==> flow/design.v <==
module AXI_MASTER(
    input ACLK,
    input ARESETN,
    input              AWREADY,
    output reg         AWVALID,
    output reg [31:0]  AWADDR,
    input              WREADY,
    output reg         WVALID,
    output reg [31:0]  WDATA,
    output reg [3:0 ]  WSTRB,
    input              BVALID,
    input      [1:0]   BRESP,
    output reg         BREADY,
    output reg         READY,
    input              ARREADY,
    output reg         ARVALID,
    output reg [31:0]  ARADDR,
    input               RREADY,
    output reg          RVALID,
    input      [31:0]   RDATA,
    input      [31:0]  C_ADRR,
    input      [31:0]  C_DATA,
    input              C_VALID,
    input              C_VALID_R,
    input      [31:0]  C_ADRR_R,
    output     [31:0]  C_DATA_READ,
    input      [3:0 ]  C_STRB
    );
    parameter   AW_IDLE     =    2'b01;
    parameter   AW_VALID    =    2'b10;
    reg      [1:0 ]  AW_STATE, AW_NEXT_STATE;
    reg      [31:0]  AW_DATA;
    always @(posedge ACLK or negedge ARESETN) begin
        if (!ARESETN) begin
            AW_STATE <= AW_IDLE;
        end
        else begin
            AW_STATE <= AW_NEXT_STATE;
        end    
    end
    always @(negedge ACLK) begin
        if (!ARESETN) begin
            AW_NEXT_STATE <= AW_IDLE;
            AWVALID       <= 0;
            AWADDR        <= 0;
        end
        else begin
            case (AW_STATE)
                AW_IDLE : begin
                    AWVALID <= 0;
                    if (C_VALID) begin
                        AW_NEXT_STATE <= AW_VALID;
                        AW_DATA <= C_ADRR;
                    end
                end
                AW_VALID : begin
                    AWVALID <= 1;
                    AWADDR <= AW_DATA;
                    if ( AWVALID && AWREADY ) begin
                        AW_NEXT_STATE <= AW_IDLE;
                         AWVALID <= 0;
                    end
                end
            endcase
        end
    end
    parameter   W_IDLE     =    2'b01;
    parameter   W_VALID    =    2'b10;
    reg      [1:0 ] W_STATE, W_NEXT_STATE;
    reg      [31:0] W_DATA;
    reg      [3: 0] W_STRB;
        always @(posedge ACLK or negedge ARESETN) begin
        if (!ARESETN) begin
            W_STATE     <= W_IDLE;
        end
        else begin
            W_STATE     <= W_NEXT_STATE;
        end    
    end
    always @(negedge ACLK) begin
        if (!ARESETN) begin
            W_NEXT_STATE <= W_IDLE;
            WVALID       <= 0;
            WDATA        <= 0;
            WSTRB        <= 0;
        end
        else begin
            case (W_STATE)
                W_IDLE : begin
                    WVALID   <= 0;
                    if (C_VALID) begin
                        W_NEXT_STATE <= W_VALID;
                        W_DATA  <= C_DATA;
                        W_STRB  <= C_STRB;
                    end
                end
                W_VALID : begin
                    WVALID   <= 1;
                    WDATA    <= W_DATA;
                    WSTRB    <= W_STRB;
                    if (WVALID && WREADY) begin
                        W_NEXT_STATE <= W_IDLE;
                        WVALID   <= 0;
                    end
                end
            endcase
        end
    end
    parameter   B_IDLE     =    2'b01;
    parameter   B_VALID    =    2'b10;
    reg      [1:0] B_STATE, B_NEXT_STATE;
    reg      [1:0] B_DATA;
    always @(posedge ACLK or negedge ARESETN) begin
        if (!ARESETN) begin
            B_STATE      <= B_IDLE;
        end
        else begin
            B_STATE      <= B_NEXT_STATE;
        end    
    end
    always @(negedge ACLK) begin
        if (!ARESETN) begin
            B_NEXT_STATE <= B_IDLE;
            BREADY       <= 0;
            READY        <= 0;
        end
        else begin
            case (B_STATE)
                B_IDLE : begin
                    BREADY   <= 0;
                    if (WVALID) begin
                        B_NEXT_STATE <= B_VALID;
                    end
                end
                B_VALID : begin
                    BREADY   <= 1;
                    if (BVALID && BREADY) begin
                        B_NEXT_STATE <= B_IDLE;
                        B_DATA       <= BRESP;
                        READY        <= 1'b1;
                    end
                end
            endcase
        end
    end
    parameter   AR_IDLE     =    2'b01;
    parameter   AR_VALID    =    2'b10;
    reg         [1:0]  AR_STATE, AR_NEXT_STATE;          
    reg         [31:0] AR_ADDR_SAVE_DATA;
    always @(posedge ACLK or negedge ARESETN) begin
        if (!ARESETN) begin
            AR_STATE <= AR_IDLE;
        end
        else begin
            AR_STATE <= AR_NEXT_STATE;
        end
    end
    always @(negedge ACLK) begin
        if (!ARESETN) begin
            AR_NEXT_STATE <= AR_IDLE;
            AR_ADDR_SAVE_DATA <= 0;
            ARVALID <= 0;
        end
        else begin
            case(AR_STATE)
                AR_IDLE : begin
                    ARVALID <= 0;
                    if(C_VALID_R) begin
                        AR_NEXT_STATE <= AR_VALID;
                        AR_ADDR_SAVE_DATA <= C_ADRR_R;
                    end
                end
                AR_VALID : begin
                    ARVALID <= 1;
                    ARADDR <= AR_ADDR_SAVE_DATA;
                    if(ARVALID && ARREADY) begin
                        AR_NEXT_STATE <= AR_IDLE;
                        ARVALID <= 0;
                    end
                end
            endcase
        end
    end
    parameter   R_IDLE      =   3'b001;
    parameter   R_VALID     =   3'b010;
    parameter   R_SAVE      =   3'b100;
    reg             [2:0]  R_STATE, R_NEXT_STATE;
    reg             [31:0] R_SAVE_DATA;
    reg             [31:0] R_MASTER_DATA;
    assign C_DATA_READ = R_MASTER_DATA;
    always @(posedge ACLK or negedge ARESETN) begin
        if(!ARESETN)begin
            R_STATE <= R_IDLE;
        end
        else begin
            R_STATE <= R_NEXT_STATE;
        end
    end
    always @(negedge ACLK) begin
        if(!ARESETN)begin
            R_NEXT_STATE <= R_IDLE;
            R_SAVE_DATA <= 0;
            RVALID <= 0;
        end
        else begin
            case(R_STATE)
                R_IDLE : begin
                    RVALID <= 0;
                    R_MASTER_DATA <= R_SAVE_DATA;
                    if(C_VALID_R) begin
                        R_NEXT_STATE <= R_VALID;
                    end
                end
                R_VALID : begin
                    RVALID <= 1;
                    if(RVALID && RREADY) begin
                        R_NEXT_STATE <= R_SAVE;
                        RVALID <= 0;
                    end
                end
                R_SAVE : begin
                    R_SAVE_DATA <= RDATA;
                    if(!RVALID) begin
                        R_NEXT_STATE <= R_IDLE;
                    end
                end
            endcase
        end
    end
endmodule
module AXI_SLAVE(
    input ACLK,
    input ARESETN,
    output reg        AWREADY,
    input             AWVALID,
    input      [31:0] AWADDR,
    output reg        WREADY,
    input             WVALID,
    input      [31:0] WDATA,
    input      [3:0 ] WSTRB,
    output reg       BVALID,
    output reg [1:0] BRESP,
    input            BREADY,
    output reg       ARREADY,
    input            ARVALID,
    input     [31:0] ARADDR,
    output reg      RREADY,
    input           RVALID,
    output  [31:0]  RDATA
    );
    parameter   AW_IDLE     =    2'b01;
    parameter   AW_VALID    =    2'b10;
    reg      [1:0 ]  AW_STATE, AW_NEXT_STATE;
    reg      [31:0]  AW_ADDR_SAVE_DATA;
    always @(posedge ACLK or negedge ARESETN) begin
        if (!ARESETN) begin
            AW_STATE <= AW_IDLE;
        end
        else begin
            AW_STATE <= AW_NEXT_STATE;
        end    
    end
    always @(negedge ACLK) begin
        if (!ARESETN) begin
            AW_NEXT_STATE <= AW_IDLE;
            AWREADY       <= 0;
            AW_ADDR_SAVE_DATA <= 0;
        end
        else begin
            case (AW_STATE)
                AW_IDLE : begin
                    AWREADY <= 0;
                    if (AWVALID) begin
                        AW_NEXT_STATE <= AW_VALID;
                    end
                end
                AW_VALID : begin
                    AWREADY <= 1;
                    if ( AWVALID && AWREADY ) begin
                        AW_NEXT_STATE <= AW_IDLE;
                        AW_ADDR_SAVE_DATA <= AWADDR;
                        AWREADY       <= 0;
                    end
                end
            endcase
        end
    end
    parameter   W_IDLE     =    3'b001;
    parameter   W_VALID    =    3'b010;
    parameter   W_SAVE     =    3'b100;
    reg      [2:0]  W_STATE, W_NEXT_STATE;
    reg      [31:0] W_SAVE_DATA;
    reg      [3:0]  W_STRB_REG;
    reg      [7:0] slave_mem [0:31];
    wire     [31:0] W_ADDR0 = AW_ADDR_SAVE_DATA;
    wire     [31:0] W_ADDR1 = AW_ADDR_SAVE_DATA + 32'd1;
    wire     [31:0] W_ADDR2 = AW_ADDR_SAVE_DATA + 32'd2;
    wire     [31:0] W_ADDR3 = AW_ADDR_SAVE_DATA + 32'd3;
        always @(posedge ACLK or negedge ARESETN) begin
            if(!ARESETN) begin
                W_STATE <= W_IDLE;
            end
            else begin
                W_STATE <= W_NEXT_STATE;
            end
        end
    always @(negedge ACLK) begin
        if (!ARESETN) begin
            W_NEXT_STATE <= W_IDLE;
            W_SAVE_DATA  <= 0;
            W_STRB_REG        <= 0;
            WREADY       <= 0;
        end
        else begin
            case (W_STATE)
                W_IDLE : begin
                    WREADY   <= 0;
                    if (WVALID) begin
                        W_NEXT_STATE <= W_VALID;
                    end
                end
                W_VALID : begin
                    WREADY   <= 1;
                    if (WVALID && WREADY) begin
                        WREADY   <= 0;
                        W_NEXT_STATE <= W_SAVE;
                        W_SAVE_DATA  <= WDATA;
                        W_STRB_REG <= WSTRB;
                    end
                end
                W_SAVE : begin
                    if(W_STRB_REG[0] && W_ADDR0 < 32) begin
                    slave_mem[W_ADDR0[4:0]] <= W_SAVE_DATA[7:0];     
                    end
                    if(W_STRB_REG[1] && W_ADDR1 < 32) begin
                    slave_mem[W_ADDR1[4:0]] <= W_SAVE_DATA[15:8];    
                    end
                    if(W_STRB_REG[2] && W_ADDR2 < 32) begin
                    slave_mem[W_ADDR2[4:0]] <= W_SAVE_DATA[23:16];   
                    end
                    if(W_STRB_REG[3] && W_ADDR3 < 32) begin
                    slave_mem[W_ADDR3[4:0]] <= W_SAVE_DATA[31:24];   
                    end
                    if (!WREADY) begin
                        W_NEXT_STATE <= W_IDLE;
                    end
                end
            endcase
        end
    end
    parameter   B_IDLE     =    2'b01;
    parameter   B_VALID    =    2'b10;
    reg      [1:0] B_STATE, B_NEXT_STATE;
    reg      [1:0] B_DATA;
    always @(posedge ACLK or negedge ARESETN) begin
        if (!ARESETN) begin
            B_STATE      <= B_IDLE;
        end
        else begin
            B_STATE      <= B_NEXT_STATE;
        end    
    end
    always @(negedge ACLK) begin
        if (!ARESETN) begin
            B_NEXT_STATE <= B_IDLE;
            BVALID       <= 0;
            B_DATA       <= 0;
            BRESP        <= 0;
        end
        else begin
            case (B_STATE)
                B_IDLE : begin
                    BVALID   <= 0;
                    if (WVALID && WREADY) begin
                        B_NEXT_STATE <= B_VALID;
                        BRESP <= 2'b00;
                    end
                end
                B_VALID : begin
                    BVALID   <= 1;
                    if (BVALID && BREADY) begin
                        B_NEXT_STATE <= B_IDLE;
                    end
                end
            endcase
        end
    end
    parameter   AR_IDLE     =   2'b01;
    parameter   AR_VALID    =   2'b10;
    reg         [1:0]  AR_STATE, AR_NEXT_STATE;
    reg         [31:0] AR_ADDR_SAVE_DATA;
    always @(posedge ACLK or negedge ARESETN) begin
        if(!ARESETN) begin
            AR_STATE <= AR_IDLE;
        end
        else begin
            AR_STATE <= AR_NEXT_STATE;
        end
    end
    always @(negedge ACLK) begin
        if(!ARESETN) begin
            AR_NEXT_STATE <= AR_IDLE;
            AR_ADDR_SAVE_DATA <= 0;
            ARREADY <= 0;
        end
        else begin
            case(AR_STATE)
                AR_IDLE : begin
                    ARREADY <= 0;
                    if(ARVALID)begin
                        AR_NEXT_STATE <= AR_VALID;
                        AR_ADDR_SAVE_DATA <= ARADDR;
                    end
                end
                AR_VALID : begin
                    ARREADY <= 1;
                    if(ARVALID && ARREADY) begin
                        AR_NEXT_STATE <= AR_IDLE;
                        ARREADY <= 0;
                    end
                end
            endcase
        end
    end
    parameter   R_IDLE      =   3'b001;
    parameter   R_VALID     =   3'b010;
    parameter   R_SAVE      =   3'b010;
    reg             [2:0]  R_STATE, R_NEXT_STATE;
    reg             [31:0] R_SAVE_DATA;
    wire     [31:0] R_ADDR0 = AR_ADDR_SAVE_DATA;
    wire     [31:0] R_ADDR1 = AR_ADDR_SAVE_DATA + 32'd1;
    wire     [31:0] R_ADDR2 = AR_ADDR_SAVE_DATA + 32'd2;
    wire     [31:0] R_ADDR3 = AR_ADDR_SAVE_DATA + 32'd3;
    wire     [7:0]  R_BYTE0 = (R_ADDR0 < 32) ? slave_mem[R_ADDR0[4:0]] : 8'd0;
    wire     [7:0]  R_BYTE1 = (R_ADDR1 < 32) ? slave_mem[R_ADDR1[4:0]] : 8'd0;
    wire     [7:0]  R_BYTE2 = (R_ADDR2 < 32) ? slave_mem[R_ADDR2[4:0]] : 8'd0;
    wire     [7:0]  R_BYTE3 = (R_ADDR3 < 32) ? slave_mem[R_ADDR3[4:0]] : 8'd0;
    assign RDATA = R_SAVE_DATA;   
    always @(posedge ACLK or negedge ARESETN) begin
        if(!ARESETN) begin
            R_STATE <= R_IDLE;
        end
        else begin
            R_STATE <= R_NEXT_STATE;
        end
    end
    always @(negedge ACLK or negedge ARESETN) begin
        if(!ARESETN) begin
            R_NEXT_STATE <= R_IDLE;
            RREADY <= 0;
        end
        else begin
            case(R_STATE)
                R_IDLE : begin
                RREADY <= 0;
                    if(RVALID) begin
                        R_NEXT_STATE <= R_VALID;
                    end
                end
                R_VALID: begin
                RREADY <= 1;
                    if (RVALID && RREADY) begin
                        R_SAVE_DATA <= {R_BYTE3, R_BYTE2, R_BYTE1, R_BYTE0};
                        RREADY <= 0;
                        R_NEXT_STATE <= R_IDLE;
                    end
                end
            endcase
        end
    end
endmodule
module AXI_LITE_PROJ #(
    parameter   ADDRESS     =   32,
    parameter   DATA_WIDTH  =   32
)
(
    input                   clk,
    input                   reset_n,
    input      [31:0]       C_ADRR,
    input      [31:0]       C_DATA,
    input                   C_VALID,
    input                   C_VALID_R,
    input      [31:0]       C_ADRR_R,
    output     [31:0]       C_DATA_READ,
    input      [3:0 ]       C_STRB,
    output reg              READY_S
);
 wire                       S_AWREADY;
 wire                       M_AWVALID;
 wire          [31: 0]      M_AWADDR;
 wire                       S_WREADY;
 wire                       M_WVALID;
 wire          [31: 0]      M_WDATA;
 wire                       S_BVALID;
 wire          [1 : 0]      S_BRESP;
 wire                       M_BREADY;
 wire                       S_ARREADY;
 wire                       M_ARVALID;
 wire          [31: 0]      M_ARADDR;
 wire                       S_RREADY;
 wire                       M_RVALID;
 wire          [31: 0]      S_RDATA;
 wire          [3 : 0]      M_WSTRB;
 wire                       READY;
always @(*) READY_S = READY;
 AXI_MASTER            AXI_M(
    .ACLK(clk),
    .ARESETN(reset_n),
    .AWREADY(S_AWREADY),
    .AWVALID(M_AWVALID),
    .AWADDR(M_AWADDR),
    .WREADY(S_WREADY),
    .WVALID(M_WVALID),
    .WDATA(M_WDATA),
    .WSTRB(M_WSTRB),
    .BVALID(S_BVALID),
    .BRESP(S_BRESP),
    .BREADY(M_BREADY),
    .READY(READY),
    .ARREADY(S_ARREADY),
    .ARVALID(M_ARVALID),
    .ARADDR(M_ARADDR),
    .RREADY(S_RREADY),
    .RVALID(M_RVALID),
    .RDATA(S_RDATA),
    .C_ADRR(C_ADRR),
    .C_DATA(C_DATA),
    .C_VALID(C_VALID),
    .C_VALID_R(C_VALID_R),
    .C_ADRR_R(C_ADRR_R),
    .C_DATA_READ(C_DATA_READ),
    .C_STRB(C_STRB)
    );
AXI_SLAVE               AXI_S(
    .ACLK(clk),
    .ARESETN(reset_n),
    .AWREADY(S_AWREADY),
    .AWVALID(M_AWVALID),
    .AWADDR(M_AWADDR),
    .WREADY(S_WREADY),
    .WVALID(M_WVALID),
    .WDATA(M_WDATA),
    .WSTRB(M_WSTRB),
    .BVALID(S_BVALID),
    .BRESP(S_BRESP),
    .BREADY(M_BREADY),
    .ARREADY(S_ARREADY),
    .ARVALID(M_ARVALID),
    .ARADDR(M_ARADDR),
    .RREADY(S_RREADY),
    .RVALID(M_RVALID),
    .RDATA(S_RDATA)
    );
endmodule
# Step by step through the tools: AXI_LITE_PROJ
# What the tools print for AXI_LITE_PROJ, step after step.
# Line numbers count from 1 in the design file above.
# Library cell names are shortened.
# Not given: -
[inputs]
top = "AXI_LITE_PROJ"
clock = "clk"
lib = "sky130hd"
pvt_corner = "tt_025C_1v80"

# Word level
# Source: Yosys, flattened and elaborated, memories not mapped. Widths are those after wreduce. Registers that Yosys merges into a memory's read port (data or address) are not register bits. Print and check cells do not count. Equal cells are merged and count once.
# Yosys's memory passes give these memory sizes; they may raise the number of words (mostly to a power of two), join words into wider ones and drop unused or constant bits.
[word_totals]
register_bits = 421
mem_bits_rw = 256
clocked_rd_ports_x_width = 32
mem_count = 1
input_bits = 104
out_inout_bits = 33
[memory_table]
columns = ["memory", "words", "word_bits", "read_ports", "wr", "line_no", "source"]
rows = [
  ["AXI_S.slave_mem", 32, 8, 4, 4, 294, "reg      [7:0] slave_mem [0:31];"],
]
[op_classes]
addsub = 6
n_cmp = 8
equal = 44
muxes = 78
reduce_logical = 45
[op_table]
columns = ["op", "n"]
rows = [
  ["32-bit by 6-bit less-than comparator with 1-bit output with constant B", 8],
  ["32-bit by 2-bit adder with 32-bit output with constant B", 4],
  ["8-bit 2-to-1 mux", 12],
  ["32-bit by 1-bit adder with 32-bit output with constant B", 2],
  ["5-bit 2-to-1 mux", 12],
  ["3-bit AND reduction", 11],
  ["2-bit parallel mux with 2-bit select", 7],
  ["2-bit by 1-bit != test with 1-bit output with constant B", 12],
  ["3-bit 2-to-1 mux", 8],
  ["2-bit != test with constant B", 10],
  ["2-bit nonzero test", 10],
  ["1-bit parallel mux with 2-bit select", 10],
  ["2-bit 2-to-1 mux", 10],
  ["3-bit parallel mux with 3-bit select", 2],
  ["1-bit 2-to-1 mux", 16],
  ["2-bit by 1-bit equality test with 1-bit output with constant B", 7],
  ["2-bit equality test with constant B", 7],
  ["2-bit AND reduction", 7],
  ["1-bit logical AND", 9],
  ["3-bit by 1-bit equality test with 1-bit output with constant B", 3],
  ["3-bit by 2-bit equality test with 1-bit output with constant B", 3],
  ["4-bit AND reduction", 2],
  ["3-bit equality test with constant B", 2],
  ["3-bit nonzero test", 2],
  ["3-bit parallel mux with 2-bit select", 1],
  ["1-bit logical NOT", 4],
]

# Logic depth
# Depth = most cells in a row (Yosys ltp): at word level without a register or memory, in the mapped netlist without a sequential cell, where the memories' decode and read muxes count.
[depth]
ltp_word = 6
ABC_AREA = 0
depth_mapped = 15

# After synthesis
# Yosys stat after the flow's synthesis: flattened, memories mapped to cells. It holds for the ABC_AREA given above (unset counts as 0); a run with the other value may have another netlist.
# Totals and module areas in this step are rounded.
[mapped]
cells = 3997
mapped_area_um2 = 45380
seq_area_um2 = 18500
ffs = 707
n_buf = 378
[types]
columns = ["cell_type", "n"]
rows = [
  ["edfxtp_1", 420],
  ["mux4_2", 320],
  ["dfxtp_1", 262],
  ["mux2i_1", 446],
  ["nand2_1", 558],
  ["clkbuf_1", 268],
  ["o221a_1", 80],
  ["a21oi_1", 169],
  ["a21boi_0", 104],
  ["mux2_1", 55],
  ["nor2_1", 156],
  ["o22ai_1", 77],
  ["nor4_4", 18],
  ["xnor2_1", 42],
  ["nand3_1", 73],
  ["nand4_1", 56],
  ["nor2b_1", 53],
  ["nor3_1", 65],
]
# Not listed: further types 76, cells in them 775.
# By module: a second synthesis without flattening, with its own total; a netlist apart from the flattened one above.
[unflattened]
hier_cells = 4262
hier_area_um2 = 45690
# Each row is one instance without its submodules.
[modules]
columns = ["mod", "n_inst", "cells", "area_um2", "seq_area_um2"]
rows = [
  ["AXI_SLAVE", 1, 3522, 35940, 11270],
  ["AXI_MASTER", 1, 740, 9749, 7228],
  ["AXI_LITE_PROJ", 1, 0, 0.0, 0.0],
]

Record of 2 stored runs of the RTL-to-layout flow on AXI_LITE_PROJ, platform sky130hd. The runs are unordered. Constraints: input delay and output delay 20% of the set period each, output load 0.01 pF.
"final_power_mw" rests on the timing tool's default activity at the inputs, not on a simulated workload.
Results are given in rounded form.

# run A
==> flow/run.sh <==
#!/bin/bash
# the make line also repeats the synthesis and layout settings of config.mk as NAME=value (left out here)
make -C /OpenROAD-flow-scripts/flow DESIGN_CONFIG=/design/flow/config.mk WORK_HOME=/design/flow/orfs CLKGATE_MAP_FILE= finish
==> flow/config.mk <==
export PLATFORM = sky130hd
export DESIGN_NAME = AXI_LITE_PROJ
export DESIGN_NICKNAME = AXI_LITE_PROJ
export VERILOG_FILES = /design/flow/design.v
export SDC_FILE = /design/flow/constraint.sdc
export NUM_CORES = 4
export LEC_CHECK = 0
export CAP_MARGIN = 40
export CELL_PAD_IN_SITES_GLOBAL_PLACEMENT = 1
export CORE_ASPECT_RATIO = 0.74
export CORE_MARGIN = 2
export CORE_UTILIZATION = 40
export GPL_ROUTABILITY_DRIVEN = 0
export PLACE_DENSITY_LB_ADDON = 0.13
export SETUP_SLACK_MARGIN = 0.43
export SLEW_MARGIN = 10
==> flow/constraint.sdc <==
create_clock -name core_clock -period 7.69 [get_ports {clk}]
set_input_delay 1.5380 -clock core_clock [delete_from_list [all_inputs] [get_ports {clk}]]
set_output_delay 1.5380 -clock core_clock [all_outputs]
set_load 0.01 [all_outputs]

==> run A: results <==
fin_tns_ns=-0.052
holdWs_ns=0.414
synth_chip_area_um2=45380
final_power_mw=10.55
setup_worst_slack_ns=-0.022
finalCellArea_um2=57420
finalUtil_frac=0.509
die_area_um2=116200

# run B
==> flow/run.sh <==
#!/bin/bash
# the make line also repeats the synthesis and layout settings of config.mk as NAME=value (left out here)
make -C /OpenROAD-flow-scripts/flow DESIGN_CONFIG=/design/flow/config.mk WORK_HOME=/design/flow/orfs CLKGATE_MAP_FILE= finish
==> flow/config.mk <==
export PLATFORM = sky130hd
export DESIGN_NAME = AXI_LITE_PROJ
export DESIGN_NICKNAME = AXI_LITE_PROJ
export VERILOG_FILES = /design/flow/design.v
export SDC_FILE = /design/flow/constraint.sdc
export NUM_CORES = 4
export LEC_CHECK = 0
export ABC_AREA = 0
export CAP_MARGIN = 15
export CELL_PAD_IN_SITES_DETAIL_PLACEMENT = 1
export CELL_PAD_IN_SITES_GLOBAL_PLACEMENT = 2
export CORE_ASPECT_RATIO = 0.99
export CORE_MARGIN = 7
export CORE_UTILIZATION = 69
export CTS_CLUSTER_DIAMETER = 117
export CTS_CLUSTER_SIZE = 61
export GPL_ROUTABILITY_DRIVEN = 1
export GPL_TIMING_DRIVEN = 0
export MIN_ROUTING_LAYER = met2
export SETUP_SLACK_MARGIN = 0.58
export SLEW_MARGIN = 5
export TNS_END_PERCENT = 5
==> flow/constraint.sdc <==
create_clock -name core_clock -period 7.87 [get_ports {clk}]
set_input_delay 1.5740 -clock core_clock [delete_from_list [all_inputs] [get_ports {clk}]]
set_output_delay 1.5740 -clock core_clock [all_outputs]
set_load 0.01 [all_outputs]

==> run B: results <==
outcome="not finished: placement ended with error GPL-0301"
